==> flow/design.v <==
module SP_wocg(
	clk,
	rst_n,
	in_valid,
	in_data,
	in_mode,
	out_valid,
	out_data
);
input clk, rst_n, in_valid;
input [2:0] in_mode;
input [8:0] in_data;
output reg out_valid;
output reg [8:0] out_data;
genvar idx;
integer i;
localparam IDLE = 4'b0000;
localparam INV  = 4'b0001;
localparam MUL  = 4'b0010;
localparam SORT = 4'b0100;
localparam SUM  = 4'b1000;
reg [3:0] cur_state,next_state;
reg [4:0] cnt;
reg [2:0] cnt_data;
reg [8:0] data_temp;
reg [10:0] data_sum [0:5]; 
reg [2:0] mode_r;
wire idle_state = cur_state == IDLE;
wire inv_in_valid  = cur_state[0] && cnt < 6;
wire mul_in_valid  = cur_state[1] && cnt < 6;
wire sort_in_valid = cur_state[2] && cnt < 6;
wire sum_in_valid  = cur_state[3] && cnt < 6;
wire inv_out_valid,mul_out_valid,sort_out_valid;
wire [8:0] inv_out_data,mul_out_data,sort_out_data;
wire [8:0] sum_mod_out_w;   
wire inv_done  = cur_state[0] && cnt == 'd18;
wire mul_done  = cur_state[1] && cnt == 'd12;
wire sort_done = cur_state[2] && cnt == 'd11;
reg  sum_done ;
wire mode0_cnt_flag = cur_state[3] && mode_r == 'd0 && cnt == 'd5;
always @(posedge clk or negedge rst_n) begin
	if (!rst_n) begin
		cur_state <= IDLE;
	end
	else begin
		cur_state <= next_state;
	end
end
always @(*) begin
	case(cur_state)
		IDLE : next_state = in_valid  ? in_mode[0] ? INV : in_mode[1] ? MUL : in_mode[2] ? SORT : SUM : IDLE;
		INV  : next_state = inv_done  ? mode_r[1] ? MUL : mode_r[2] ? SORT : SUM : INV;
		MUL  : next_state = mul_done  ? mode_r[2] ? SORT : SUM : MUL;
		SORT : next_state = sort_done ? SUM : SORT;
		SUM  : next_state = sum_done  ? IDLE : SUM;
		default : next_state = IDLE;
	endcase
end
always @(*) begin 
	if(cur_state[3]) begin
		if(mode_r == 'd0) sum_done = cnt == 'd12;
		else sum_done = cnt == 'd7;
	end
	else sum_done = 0;
end
always @(posedge clk or negedge rst_n) begin
	if (!rst_n) begin
		cnt <= 'd0;
	end
	else begin
		if(idle_state) cnt <= 'd0;
		else if(inv_done | mul_done | sort_done) cnt <= 'd0;
		else cnt <= cnt + 'd1;
	end
end
always @(posedge clk or negedge rst_n) begin
	if (!rst_n) begin
		cnt_data <= 'd0;
	end
	else begin
		if(inv_in_valid)  cnt_data <= cnt_data + 'd1;
		else if(mul_in_valid)  cnt_data <= cnt_data + 'd1;
		else if(sort_in_valid) cnt_data <= cnt_data + 'd1;
		else if(mode0_cnt_flag) cnt_data <= 'd1;
		else if(cur_state[3])  cnt_data <= cnt_data + 'd1;
		else if(inv_done | mul_done | sort_done | sum_done) cnt_data <= 'd0;
	end
end
always @(posedge clk or negedge rst_n) begin
	if (!rst_n) begin
		mode_r <= 'd0;
	end
	else if(in_valid && idle_state)begin
		mode_r <= in_mode;
	end
end
always @(posedge clk or negedge rst_n) begin
	if (!rst_n) begin
		data_temp <= 'd0;
	end
	else begin
		if(in_valid) data_temp <= in_data;
		else if(inv_out_valid)  data_temp <= inv_out_data;
		else if(mul_out_valid)  data_temp <= mul_out_data;
		else if(sort_out_valid) data_temp <= sort_out_data;
	end
end
always @(posedge clk or negedge rst_n) begin
	if (!rst_n) begin
		for(i=0;i<6;i=i+1) begin
			data_sum[i] <= 'd0;
		end
	end
	else begin
		if(inv_in_valid) begin
			data_sum[cnt_data] <= data_sum[cnt_data] + data_temp;   
		end
		else if(mul_in_valid)  begin 
			if(mode_r[0]) data_sum[cnt_data] <= data_sum[cnt_data] + data_temp;   
			else data_sum[cnt_data] <= data_sum[cnt_data] + (data_temp << 1);   
		end
		else if(sort_in_valid) begin
			if(mode_r[1:0] == 'd0) data_sum[cnt_data] <= (data_sum[cnt_data] + data_temp) + (data_temp << 1);   
			else if(mode_r[1]) data_sum[cnt_data] <= data_sum[cnt_data] + data_temp;  
			else data_sum[cnt_data] <= data_sum[cnt_data] + (data_temp << 1);  
		end
		else if(sum_in_valid)  begin
			if(mode_r[2:0] == 'd0) data_sum[cnt_data] <= data_sum[cnt_data] + (data_temp << 2);   
			else if(mode_r[2]) data_sum[cnt_data] <= data_sum[cnt_data] + data_temp;  
			else if(mode_r[1]) data_sum[cnt_data] <= data_sum[cnt_data] + (data_temp << 1);  
			else data_sum[cnt_data] <= (data_sum[cnt_data] + data_temp) + (data_temp << 1);  
		end
		else if(idle_state) begin
			for(i=0;i<6;i=i+1) begin
				data_sum[i] <= 'd0;
			end
		end
	end
end
always @(posedge clk or negedge rst_n) begin
	if (!rst_n) begin
		out_data <= 'd0;
	end
	else begin
		if(sum_done) out_data <= 'd0;
		else if(cur_state[3]) begin 
			if(mode_r == 'd0) out_data <= cnt > 'd5 ? sum_mod_out_w : 'd0;
			else out_data <= cnt > 'd0 ? sum_mod_out_w : 'd0;
		end
	end
end
always @(posedge clk or negedge rst_n) begin
	if (!rst_n) begin
		out_valid <= 0;
	end
	else begin
		if(sum_done) out_valid <= 0;
		else if(cur_state[3]) begin 
			if(mode_r == 'd0) out_valid <= cnt > 'd5 ? 1 : 0;
			else out_valid <= cnt > 'd0 ? 1 : 0;
		end
	end
end
Modular_Inv Inv_inst (.clk(clk),.rst_n(rst_n),.in_valid(inv_in_valid),.in_data(data_temp),.out_valid(inv_out_valid) ,.out_data(inv_out_data));
Modular_Mul Mul_inst (.clk(clk),.rst_n(rst_n),.in_valid(mul_in_valid),.in_data(data_temp),.out_valid(mul_out_valid) ,.out_data(mul_out_data));
Sort      Sort_inst (.clk(clk),.rst_n(rst_n),.in_valid(sort_in_valid),.in_data(data_temp),.out_valid(sort_out_valid),.out_data(sort_out_data));
Modular_509 U_inst_C(.in_data({7'd0,data_sum[cnt_data - 1]}),.out_data(sum_mod_out_w));
endmodule
module Modular_509(in_data,out_data);
parameter BIAS = 9'd509;
input [17:0] in_data;
output reg [8:0] out_data;
wire  [10:0] tmp = (in_data[8:0] + in_data[17:9]) + (in_data[17:9] << 1);
wire  [10:0] tmp_bias_509  = tmp - BIAS;
wire  [10:0] tmp_bias_1018 = tmp - (BIAS<<1);
wire  [10:0] tmp_bias_1527 = tmp - (BIAS<<1) - BIAS;
wire  [10:0] tmp_bias_2036 = tmp - (BIAS<<2);
always @(*) begin
	if(tmp < BIAS) out_data = tmp;
	else if(tmp_bias_509  < BIAS) out_data = tmp_bias_509 ;
	else if(tmp_bias_1018 < BIAS) out_data = tmp_bias_1018;
	else if(tmp_bias_1527 < BIAS) out_data = tmp_bias_1527;
	else out_data = tmp_bias_2036;
end
endmodule
module Modular_Inv(clk,rst_n,in_valid,in_data,out_valid,out_data);
input  [8:0] in_data;
input  clk,rst_n,in_valid;
output out_valid;
output [8:0] out_data;
localparam IDLE = 2'b00;
localparam CAL  = 2'b01;
localparam OUT  = 2'b10;
reg [1:0] cur_state,next_state;
reg [5:0] st_end_flag_r;
reg pulse;
reg [3:0] cnt;
reg [17:0] data_A_r[0:5],data_B_r[0:5];
wire cal_done = cnt == 'd12;
wire out_done = cnt == 'd5 && cur_state[1];
reg  [5:0] stall_flag_r;
wire  [8:0] modA_out_w[0:2];
wire  [8:0] modB_out_w[0:2];
reg  [17:0] modA_in_w [0:2];
reg  [17:0] modB_in_w [0:2];
wire [17:0] mulA_out_w[0:2];
wire [17:0] mulB_out_w[0:2];
reg   [8:0] mulA_in_w [0:2];
reg   [8:0] mulB_in_w [0:2];
genvar idx;
integer i;
assign out_valid = cur_state[1];
assign out_data = out_valid ? data_A_r[cnt] : 'd0;
always @(posedge clk or negedge rst_n) begin
	if (!rst_n) begin
		cur_state <= IDLE;
	end
	else begin
		cur_state <= next_state;
	end
end
always @(*) begin
	case(cur_state)
		IDLE:next_state = in_valid ? CAL : IDLE;
		CAL :next_state = cal_done ? OUT : CAL ;
		OUT :next_state = out_done ? IDLE: OUT ;
		default: next_state = IDLE;
	endcase
end
generate
	for(idx=0;idx<3;idx=idx+1) begin
		Modular_509 U_inst_A(.in_data(modA_in_w[idx]),.out_data(modA_out_w[idx]));
		Modular_509 U_inst_B(.in_data(modB_in_w[idx]),.out_data(modB_out_w[idx]));
	end
endgenerate
generate
	for(idx=0;idx<3;idx=idx+1) begin
		assign mulA_out_w[idx] =  mulA_in_w[idx] * mulB_in_w[idx];
		assign mulB_out_w[idx] =  mulB_in_w[idx] * mulB_in_w[idx];
	end
endgenerate
always @(*) begin 
	for(i=0;i<3;i=i+1) begin
		if(pulse)
			mulA_in_w[i] = data_A_r[2*i];
		else
			mulA_in_w[i] = data_A_r[2*i+1];
	end
end
always @(*) begin 
	for(i=0;i<3;i=i+1) begin
		if(pulse)
			mulB_in_w[i] = data_B_r[2*i];
		else
			mulB_in_w[i] = data_B_r[2*i+1];
	end
end
always @(*) begin 
	for(i=0;i<3;i=i+1) begin
		if(!pulse)
			modA_in_w[i] = data_A_r[2*i];
		else
			modA_in_w[i] = data_A_r[2*i+1];
	end
end
always @(*) begin 
	for(i=0;i<3;i=i+1) begin
		if(!pulse)
			modB_in_w[i] = data_B_r[2*i];
		else
			modB_in_w[i] = data_B_r[2*i+1];
	end
end
always @(posedge clk or negedge rst_n) begin
	if (!rst_n) begin
		cnt <= 'd0;
	end
	else begin
		if(in_valid) cnt <= cnt + 'd1;
		else if(cal_done | out_done) cnt <= 'd0;
		else if(cur_state[1]) cnt <= cnt + 'd1;
		else if(pulse) cnt <= cnt + 'd1;
	end
end
always @(posedge clk or negedge rst_n) begin
	if (!rst_n) begin
		stall_flag_r <= 'd0;
	end
	else begin
		if(cnt == 'd3 && cur_state[0]) stall_flag_r <= 6'b000001;
		else if(cnt == 'd4 && cur_state[0]) stall_flag_r <= 6'b000011;
		else stall_flag_r <= stall_flag_r << 1;
	end
end
always @(posedge clk or negedge rst_n) begin
	if (!rst_n) begin
		pulse <= 0;
	end
	else begin
		if(out_done) pulse <= 0;
		else if(cur_state[0] | cur_state[1]) pulse <= ~pulse;
	end
end
always @(posedge clk or negedge rst_n) begin
	if (!rst_n) begin
		st_end_flag_r <= 'd0;
	end
	else begin
		if(in_valid) st_end_flag_r[cnt] <= 1;
		else if(cur_state[1]) st_end_flag_r[cnt] <= 0;
	end
end
always @(posedge clk or negedge rst_n) begin
	if (!rst_n) begin
		for(i=0;i<6;i=i+1) begin
			data_A_r[i] <= 'd0;
		end
	end
	else begin
		for(i=0;i<6;i=i+2) begin  
			if(in_valid && cnt == i)  data_A_r[i] <= in_data;
			else if(stall_flag_r[i])  data_A_r[i] <= data_A_r[i];
			else if(st_end_flag_r[i]) data_A_r[i] <= !pulse ? modA_out_w[i>>1] : mulA_out_w[i>>1];
			else data_A_r[i] <= 'd0;
		end
		for(i=1;i<6;i=i+2) begin  
			if(in_valid && cnt == i)  data_A_r[i] <= in_data;
			else if(stall_flag_r[i])  data_A_r[i] <= data_A_r[i];
			else if(st_end_flag_r[i]) data_A_r[i] <= !pulse ? mulA_out_w[i>>1] : modA_out_w[i>>1];
			else data_A_r[i] <= 'd0;
		end
	end
end
always @(posedge clk or negedge rst_n) begin
	if (!rst_n) begin
		for(i=0;i<6;i=i+1) begin
			data_B_r[i] <= 'd0;
		end
	end
	else begin
		for(i=0;i<6;i=i+2) begin  
			if(in_valid && cnt == i) data_B_r[i] <= in_data*in_data;
			else if(st_end_flag_r[i]) data_B_r[i] <= !pulse ? modB_out_w[i>>1] : mulB_out_w[i>>1] ;
			else data_B_r[i] <= 'd0;
		end
		for(i=1;i<6;i=i+2) begin  
			if(in_valid && cnt == i) data_B_r[i] <= in_data*in_data;
			else if(st_end_flag_r[i]) data_B_r[i] <= !pulse ? mulB_out_w[i>>1] : modB_out_w[i>>1];
			else data_B_r[i] <= 'd0;
		end
	end
end
endmodule
module Modular_Mul(clk,rst_n,in_valid,in_data,out_valid,out_data);
input  [8:0] in_data;
input  clk,rst_n,in_valid;
output out_valid;
output [8:0] out_data;
localparam IDLE = 2'b00;
localparam CAL  = 2'b01;
localparam OUT  = 2'b10;
reg [1:0] cur_state,next_state;
reg [3:0] cnt;
reg [8:0] b_r[0:5];
reg [8:0] tmp_mod_r;
reg [8:0] tmp1_r;
reg [8:0] tmp2_r;
reg [8:0] tmp3_r;
reg [8:0] tmp4_r;
reg [17:0] tmp_r;
genvar idx;
integer i;
wire [8:0] mod_out_w;
reg  [8:0] in_mul_A_w,in_mul_B_w;
Modular_509 U_inst_C(.in_data(tmp_r),.out_data(mod_out_w));
assign out_valid = cur_state[1];
assign out_data  = out_valid ? tmp_mod_r : 'd0;
always @(posedge clk or negedge rst_n) begin
	if (!rst_n) begin
		cur_state <= IDLE;
	end
	else begin
		cur_state <= next_state;
	end
end
always @(*) begin
	case(cur_state)
		IDLE:next_state = in_valid ? CAL : IDLE;
		CAL :next_state = cnt == 'd10 ? OUT : CAL ;
		OUT :next_state = cnt == 'd0 ? IDLE: OUT ;
		default: next_state = IDLE;
	endcase
end
always @(*) begin
	if(in_valid) begin
		in_mul_A_w = b_r[0];
	end
	else begin
		case(cnt)
			'd5 :in_mul_A_w = b_r[0];
			'd6 :in_mul_A_w = tmp_mod_r;
			'd7 :in_mul_A_w = tmp2_r;
			'd8 :in_mul_A_w = tmp1_r;
			'd9 :in_mul_A_w = b_r[0];
			'd10:in_mul_A_w = b_r[1];
			'd11:in_mul_A_w = b_r[2];
			'd12:in_mul_A_w = b_r[3];
			'd13:in_mul_A_w = b_r[4];
			'd14:in_mul_A_w = b_r[5];
			default:in_mul_A_w = 'd0;
		endcase
	end
end
always @(*) begin
	if(in_valid) begin
		in_mul_B_w = in_data;
	end
	else begin
		case(cnt)
			'd5 :in_mul_B_w = b_r[5];
			'd6 :in_mul_B_w = tmp4_r;
			'd7 :in_mul_B_w = tmp4_r;
			'd8 :in_mul_B_w = tmp4_r;
			'd9 :in_mul_B_w = tmp_mod_r;
			'd10:in_mul_B_w = tmp_mod_r;
			'd11:in_mul_B_w = tmp3_r;
			'd12:in_mul_B_w = tmp3_r;
			'd13:in_mul_B_w = tmp1_r;
			'd14:in_mul_B_w = tmp2_r;
			default:in_mul_B_w = 'd0;
		endcase
	end
end
always @(posedge clk or negedge rst_n) begin
	if (!rst_n) begin
		cnt <= 'd0;
	end
	else begin
		if(cur_state[0] | cur_state[1]) cnt <= cnt + 'd1; 
		else if(cur_state == IDLE) cnt <= 'd0;
	end
end
always @(posedge clk or negedge rst_n) begin
	if (!rst_n) begin
		for(i=0;i<6;i=i+1) begin
			b_r[i] <= 'd0;
		end
	end
	else begin
		if(in_valid) begin
			for(i=0;i<5;i=i+1) begin
				b_r[0] <= in_data;
				b_r[i+1] <= b_r[i];
			end
		end
	end
end
always @(posedge clk or negedge rst_n) begin
	if (!rst_n) begin
		tmp_r <= 'd0;
	end
	else begin
		tmp_r <= in_mul_A_w * in_mul_B_w;
	end
end
always @(posedge clk or negedge rst_n) begin
	if (!rst_n) begin
		tmp_mod_r <= 'd0;
	end
	else begin
		tmp_mod_r <= mod_out_w;
	end
end
always @(posedge clk or negedge rst_n) begin
	if (!rst_n) begin
		tmp1_r <= 'd0;
	end
	else begin
		tmp1_r <= cur_state[1] ? tmp1_r : tmp_mod_r;
	end
end
always @(posedge clk or negedge rst_n) begin
	if (!rst_n) begin
		tmp2_r <= 'd0;
	end
	else begin
		tmp2_r <= cur_state[1] ? tmp2_r : tmp1_r;
	end
end
always @(posedge clk or negedge rst_n) begin
	if (!rst_n) begin
		tmp3_r <= 'd0;
	end
	else begin
		tmp3_r <= cur_state[1] ? tmp3_r : tmp2_r;
	end
end
always @(posedge clk or negedge rst_n) begin
	if (!rst_n) begin
		tmp4_r <= 'd0;
	end
	else begin
		tmp4_r <= tmp3_r;
	end
end
endmodule
module Sort(clk,rst_n,in_valid,in_data,out_valid,out_data);
input  [8:0] in_data;
input  clk,rst_n,in_valid;
output out_valid;
output [8:0] out_data;
integer i;
reg [8:0] data_r[0:5];
reg [4:0] st_flag_r;
reg [1:0] cur_state,next_state;
localparam IDLE = 2'b00;
localparam RD   = 2'b01;
localparam SORT = 2'b10;
localparam OUT  = 2'b11;
wire sort_done = st_flag_r == 'd1 && cur_state == SORT;
wire rd_done = st_flag_r[0] && cur_state == RD;
wire out_done = st_flag_r == 0 && cur_state == OUT;
assign out_valid = cur_state == OUT;
assign out_data  = out_valid ? data_r[5] : 'd0;
always @(posedge clk or negedge rst_n) begin
	if (!rst_n) begin
		cur_state <= IDLE;
	end
	else begin
		cur_state <= next_state;
	end
end
always @(*) begin
	case(cur_state)
		IDLE:next_state = in_valid  ? RD   : IDLE;
		RD  :next_state = rd_done   ? SORT : RD  ;
		SORT:next_state = sort_done ? OUT  : SORT;
		OUT: next_state = out_done  ? IDLE : OUT ;
		default: next_state = IDLE;
	endcase
end
always @(posedge clk or negedge rst_n) begin
	if (!rst_n) begin
		st_flag_r <= 'd0;
	end
	else if (cur_state == IDLE || sort_done) begin
		st_flag_r <= 'b10000;
	end
	else if(rd_done) begin
		st_flag_r <= 'b10101;
	end
	else begin
		st_flag_r <= st_flag_r >> 1;
	end
end
always @(posedge clk or negedge rst_n) begin
	if (!rst_n) begin
		for(i=0;i<6;i=i+1) begin
			data_r[i] <= 'd0;
		end
	end
	else begin
		if(in_valid) begin
			if(in_data > data_r[0]) begin
				data_r[0] <= in_data;
				data_r[1] <= data_r[0];
				data_r[2] <= data_r[1];
				data_r[3] <= data_r[2];
				data_r[4] <= data_r[3];
				data_r[5] <= data_r[4];
			end
			else begin
				data_r[1] <= in_data;
				data_r[2] <= data_r[1];
				data_r[3] <= data_r[2];
				data_r[4] <= data_r[3];
				data_r[5] <= data_r[4];
			end
		end
		else if(cur_state == SORT && st_flag_r[0]) begin   
      		for(i=1;i<5;i=i+2)
      		begin
      		  data_r[i  ] <= (data_r[i] < data_r[i+1]) ? data_r[i+1] : data_r[i  ];
      		  data_r[i+1] <= (data_r[i] < data_r[i+1]) ? data_r[i  ] : data_r[i+1];
      		end
		end
		else if(cur_state == SORT && !st_flag_r[0]) begin
      		for(i=2;i<5;i=i+2)
      		begin
      		  data_r[i  ] <= (data_r[i] < data_r[i+1]) ? data_r[i+1] : data_r[i  ];
      		  data_r[i+1] <= (data_r[i] < data_r[i+1]) ? data_r[i  ] : data_r[i+1];
      		end
		end
		else if(cur_state == OUT) begin
      		for(i=0;i<5;i=i+1)
      		begin
      		  data_r[i+1] <= data_r[i];
      		end
		end
		else if(cur_state == IDLE) begin
			for(i=0;i<6;i=i+1) begin
				data_r[i] <= 'd0;
			end
		end
	end
end
endmodule
From RTL to reports: SP_wocg. What the tools print for SP_wocg, step after step. Lines are those of the file above, counted from 1. Library cell names are shortened. Not given: --

Design top: SP_wocg. Clock: clk. Library: sky130hd. Timing corner: tt_025C_1v80.

Word-level counts. Yosys after proc, flatten, opt, wreduce and memory -nomap, before mapping. Print and check cells are not counted. Equal cells are merged and count once.

The entry for add/subtract/negate cells reads 66. For multipliers the number is 8. For div/mod/pow operators the number is 0. For magnitude comparators the number is 40. For equal/unequal tests the number is 88. The figure for shift operators is 2. Under muxes and demuxes stands 355. The figure for bitwise operators is 11. Reduce/logical cells: 66.

Operator list (number): 11-bit 2-to-1 mux (165); 9-bit by 9-bit multiplier with 18-bit output (8); 18-bit 2-to-1 mux (48); 9-bit 2-to-1 mux (84); 11-bit by 9-bit less-than comparator with 1-bit output with constant B (32); 11-bit by 9-bit subtractor with 11-bit output with constant B (16); 11-bit parallel mux with 6-bit select (2); 9-bit parallel mux with 6-bit select (2); 11-bit by 10-bit subtractor with 11-bit output with constant B (8); 9-bit parallel mux with 9-bit select (1); 10-bit by 10-bit adder with 11-bit output (7); 9-bit subtractor with constant B (8); 9-bit by 9-bit adder with 10-bit output (7); 11-bit by 9-bit adder with 11-bit output (6); 4-bit 2-to-1 mux (16); 11-bit by 10-bit adder with 11-bit output (5); 2-bit by 1-bit inequality test with 1-bit output with constant B (25); 4-bit equality test with constant B (9); 9-bit less-than comparator (4); 5-bit AND reduction (7); 1-bit logical AND (24); 4-bit by 3-bit equality test with 1-bit output with constant B (6); 6-bit 2-to-1 mux (4); 4-bit parallel mux with 5-bit select (1); 5-bit 2-to-1 mux (4); 2-bit inequality test with constant B (9); 3-bit by 2-bit equality test with 1-bit output with constant B (6); 3-bit equality test with constant B (6).

Not listed: further kinds 48, cells in them 116.

Register bits: 519. For latch bits the number is 0. The figure for bits in writable memories is 0. Under bits in read-only memories stands 0. Under word width x clocked read ports stands 0. For memories kept the number is 0. For output and inout bits the number is 10.

Logic depth. Longest topological path by Yosys (ltp), each cell counted once; first at word level (registers and memories cut), then after technology mapping (sequential cells cut; the memories' decode and read muxes count).

The entry for word-level depth reads 19. The figure for ABC_AREA is 0. Mapped depth: 32. The entry for depth with buffers taken out reads 31.

Synthesis result. Yosys stat after the flow's synthesis: flattened, memories mapped to cells. It holds for the ABC_AREA given above (unset counts as 0); a run with the other value may have another netlist.

Standard cells after synthesis: 6860. Mapped area: 59716.0 µm². The entry for sequential area reads 13038.8 µm². Flip-flop cells: 521. For buffer cells the number is 296.

Cells by type: dfrtp_1 (number 520, area in all 1.3E+04 µm²); fa_1 (number 413, area in all 8267.93 µm²); ha_1 (number 536, area in all 6.71E+03 µm²); nand2_1 (number 739, area in all 2773.91 µm²); mux2_2 (number 244, area in all 2.75E+03 µm²); inv_1 (number 694, area in all 2.6E+03 µm²); nor2_1 (number 589, area in all 2210.87 µm²); a21oi_1 (number 353, area in all 1.77E+03 µm²); xnor2_1 (number 196, area in all 1.72E+03 µm²); o21ai_0 (number 280, area in all 1.4E+03 µm²); mux2i_1 (number 107, area in all 1.07E+03 µm²); clkbuf_1 (number 231, area in all 867.082 µm²); a22o_1 (number 96, area in all 840.806 µm²); a21o_1 (number 106, area in all 795.763 µm²); a22oi_1 (number 92, area in all 690.662 µm²); xor2_1 (number 67, area in all 586.813 µm²); o22ai_1 (number 93, area in all 581.808 µm²); a211oi_1 (number 76, area in all 570.547 µm²).

Not listed: further types 104, cells in them 1428. By module: a second synthesis without flattening, with its own total; a netlist apart from the flattened one above.

The figure for cell total of the unflattened synthesis is 7560. The figure for area (unflattened synthesis) is 65845.7 µm².

Each row is one instance without its submodules.

By module: Modular_Inv (times used 1, cells 3109, area 28041.9 µm², sequential area 5880.6 µm²); Modular_509 (times used 8, cells 288, area 2122.0 µm², sequential area 0.0 µm²); Modular_Mul (times used 1, cells 780, area 8480.6 µm², sequential area 3078.0 µm²); SP_wocg (times used 1, cells 944, area 8227.9 µm², sequential area 2502.4 µm²); Sort (times used 1, cells 423, area 4119.0 µm², sequential area 1577.8 µm²).

Worst setup path after synthesis. OpenSTA on the mapped netlist: ideal clock, no wires. The path of least setup slack (recovery checks aside). Input and output delay are each 20% of the period. Register names are those of the netlist, which keeps one name where synthesis merged equal registers.

Path type: register to register. From: register Inv_inst.pulse. To: register Inv_inst.data_A_r[3][4]. Under clock period stands 8.0 ns. Setup time: 0.073 ns. For arrival the number is 6.638 ns. The entry for data required time reads 7.927 ns. Slack: 1.289 ns. Under delay of the path stands 6.711 ns. The entry for stages reads 24. The entry for buffers on the path reads 5. For period reached after synthesis the number is 6.711 ns.

"delay of the path" = arrival - input delay + setup time. "stages": output pins that drive a net of the path, with the launching flip-flop's if there is one; two outputs of one cell count as two. "period reached after synthesis" is the clock period less the worst setup slack; recovery checks do not enter. This is arithmetic on one report: input and output delays are still those of the set period (20% each). Between the ends stands the longest chain of elaborated cells between them, by number of cells; it is not shown to be the way that was timed. Of several equally long chains one is given. A line is the first line of the expression or statement that the cell stems from. Yosys adds cells for indexed reads and writes and turns some case tables into memories. A register here has more assigning lines than the two given.

Cell sequence: dfrtp_1 clkbuf_1 clkbuf_1 clkbuf_1 buf_1 mux2_2 fa_1 ha_1 fa_1 xor2_1 clkbuf_1 ha_1 a21o_1 o21ai_0 or4_1 nor4_2 a32o_1 o32ai_1 nor4_4 a2bb2oi_2 a21boi_1 or3_1 a21o_1 a21oi_2. For length of the longest elaborated chain the number is 14.

RTL lines, path after synthesis: start: declaration (line 196) `reg pulse;`; start: assignment (line 297) `pulse <= 0;`; start: assignment (line 301) `else if(cur_state[0] | cur_state[1]) pulse <= ~pulse;`; 18-bit 2-to-1 mux (line 260) `if(!pulse)`; 9-bit by 9-bit adder with 10-bit output (line 173) `wire  [10:0] tmp = (in_data[8:0] + in_data[17:9]) + (in_data[17:9] << 1);`; 10-bit by 10-bit adder with 11-bit output (line 173); 11-bit by 10-bit subtractor with 11-bit output (line 176) `wire  [10:0] tmp_bias_1527 = tmp - (BIAS<<1) - BIAS;`; 11-bit by 9-bit subtractor with 11-bit output (line 176); 11-bit by 9-bit less-than comparator with 1-bit output (line 182) `else if(tmp_bias_1527 < BIAS) out_data = tmp_bias_1527;`; 9-bit 2-to-1 mux (line 182); 9-bit 2-to-1 mux (line 181) `else if(tmp_bias_1018 < BIAS) out_data = tmp_bias_1018;`; 9-bit 2-to-1 mux (line 180) `else if(tmp_bias_509 < BIAS) out_data = tmp_bias_509 ;`; 9-bit 2-to-1 mux (line 179) `if(tmp < BIAS) out_data = tmp;`; 18-bit 2-to-1 mux x2 (line 329) `else if(st_end_flag_r[i]) data_A_r[i] <= !pulse ? mulA_out_w[i>>1] : modA_out_w[i>>1];`; 18-bit 2-to-1 mux (line 328) `else if(stall_flag_r[i]) data_A_r[i] <= data_A_r[i];`; 18-bit 2-to-1 mux (line 327) `if(in_valid && cnt == i) data_A_r[i] <= in_data;`; end: assignment (line 327); end: assignment (line 328); end: declaration (line 198) `reg [17:0] data_A_r[0:5],data_B_r[0:5];`.

Worst path after layout. Path of least setup slack in the final report of flow run A (OpenROAD, finished layout, wires in). Where an end is a register, its clock arrival counts in the times.

Path type: register to register. From: register Inv_inst.pulse. To: register Inv_inst.data_B_r[2][2]. Under clock period stands 9.18 ns. Setup time: 0.15 ns. For arrival the number is 9.65 ns. The entry for data required time reads 9.75 ns. Slack: 0.11 ns. The entry for stages reads 20. The entry for buffers on the path reads 4.

Between the ends stands the longest chain of elaborated cells between them, by number of cells; it is not shown to be the way that was timed. Of several equally long chains one is given. A register here has more assigning lines than the two given.

Cell sequence: dfrtp_2 clkbuf_2 clkbuf_2 clkdlybuf4s15_1 mux2_2 fa_1 ha_1 fa_1 xor2_2 ha_1 a21o_1 o21ai_0 nor4_2 xnor2_1 nand4_1 a32oi_2 clkbuf_1 o22ai_1 a221oi_2 o21ai_0. For length of the longest elaborated chain the number is 13.

RTL lines, path post-layout: start: declaration (line 196) `reg pulse;`; start: assignment (line 297) `pulse <= 0;`; start: assignment (line 301) `else if(cur_state[0] | cur_state[1]) pulse <= ~pulse;`; 18-bit 2-to-1 mux (line 268) `if(!pulse)`; 9-bit by 9-bit adder with 10-bit output (line 173) `wire  [10:0] tmp = (in_data[8:0] + in_data[17:9]) + (in_data[17:9] << 1);`; 10-bit by 10-bit adder with 11-bit output (line 173); 11-bit by 10-bit subtractor with 11-bit output (line 176) `wire  [10:0] tmp_bias_1527 = tmp - (BIAS<<1) - BIAS;`; 11-bit by 9-bit subtractor with 11-bit output (line 176); 11-bit by 9-bit less-than comparator with 1-bit output (line 182) `else if(tmp_bias_1527 < BIAS) out_data = tmp_bias_1527;`; 9-bit 2-to-1 mux (line 182); 9-bit 2-to-1 mux (line 181) `else if(tmp_bias_1018 < BIAS) out_data = tmp_bias_1018;`; 9-bit 2-to-1 mux (line 180) `else if(tmp_bias_509 < BIAS) out_data = tmp_bias_509 ;`; 9-bit 2-to-1 mux (line 179) `if(tmp < BIAS) out_data = tmp;`; 18-bit 2-to-1 mux x2 (line 343) `else if(st_end_flag_r[i]) data_B_r[i] <= !pulse ? modB_out_w[i>>1] : mulB_out_w[i>>1] ;`; 18-bit 2-to-1 mux (line 342) `if(in_valid && cnt == i) data_B_r[i] <= in_data*in_data;`; end: assignment (line 342); end: assignment (line 343); end: declaration (line 198) `reg [17:0] data_A_r[0:5],data_B_r[0:5];`.

Subject: flow runs of SP_wocg

Hi,

4 stored runs of SP_wocg in the flow (synthesis by Yosys, layout by OpenROAD, sky130hd cells), in arbitrary order. Constraints: input delay and output delay 20% of the set period each, output load 0.01 pF. "allowed time less slack (worst setup path)": the worst setup path's part of the clock period (all of it between registers, 20% less for each end at a port) less its slack. A launch clock that arrives late makes it longer, a capture clock that arrives late makes it shorter.

Flow run A has these settings: CELL_PAD_IN_SITES_DETAIL_PLACEMENT 1; CORE_ASPECT_RATIO 0.66; CORE_UTILIZATION 40; CTS_CLUSTER_DIAMETER 371; GPL_TIMING_DRIVEN 0; MAX_ROUTING_LAYER met4; MIN_ROUTING_LAYER met2; SLEW_MARGIN 35; SYNTH_MEMORY_MAX_BITS 16384; TNS_END_PERCENT 75; period_ns 9.18; CAP_MARGIN 20; CORE_MARGIN 2. The area of the die comes to 152462.0 µm². The final utilization reads 44.0%. The measured post-route worst hold slack is 0.405 ns. The worst setup slack after layout stands at 0.107 ns. The allowed time less slack (worst setup path) stands at 9.07 ns. Type of the worst setup path: register to register. The area of the synthesized netlist comes to 59716.0 µm². The measured total negative slack is 0.000 ns. The standard-cell area after routing stands at 65375.2 µm².

Flow run B has these settings: CELL_PAD_IN_SITES_DETAIL_PLACEMENT 1; CORE_UTILIZATION 56; CTS_CLUSTER_DIAMETER 231; CTS_CLUSTER_SIZE 45; GPL_ROUTABILITY_DRIVEN 1; MAX_ROUTING_LAYER met4; PLACE_DENSITY_LB_ADDON 0.12; SYNTH_MEMORY_MAX_BITS 16384; period_ns 6.3; CAP_MARGIN 20; CORE_MARGIN 2; SLEW_MARGIN 20. The area of the die comes to 109263.0 µm². The final utilization reads 61.6%. The measured post-route worst hold slack is 0.438 ns. The worst setup slack after layout stands at 0.090 ns. The allowed time less slack (worst setup path) stands at 6.21 ns. Type of the worst setup path: register to register. The area of the synthesized netlist comes to 59716.0 µm². The measured total negative slack is 0.000 ns. The standard-cell area after routing stands at 65031.1 µm².

Flow run C has these settings: CORE_UTILIZATION 40; SYNTH_MEMORY_MAX_BITS 16384; period_ns 7.58; CAP_MARGIN 20; CORE_MARGIN 2; SLEW_MARGIN 20. The area of the die comes to 152397.0 µm². The final utilization reads 43.6%. The measured post-route worst hold slack is 0.412 ns. The worst setup slack after layout stands at 0.403 ns. The allowed time less slack (worst setup path) stands at 7.18 ns. Type of the worst setup path: register to register. The area of the synthesized netlist comes to 59716.0 µm². The measured total negative slack is 0.000 ns. The standard-cell area after routing stands at 64559.4 µm².

Flow run D has these settings: ABC_AREA 1; CAP_MARGIN 10; CELL_PAD_IN_SITES_DETAIL_PLACEMENT 0; CELL_PAD_IN_SITES_GLOBAL_PLACEMENT 3; CORE_ASPECT_RATIO 0.66; CORE_MARGIN 7; CORE_UTILIZATION 63; CTS_CLUSTER_DIAMETER 276; MAX_ROUTING_LAYER met4; PLACE_DENSITY_LB_ADDON 0.04; SETUP_SLACK_MARGIN 0.97; SYNTH_MEMORY_MAX_BITS 16384; TNS_END_PERCENT 15; period_ns 6.64; SLEW_MARGIN 20. Outcome: not finished: placement ended with error FLW-0024.

Regards
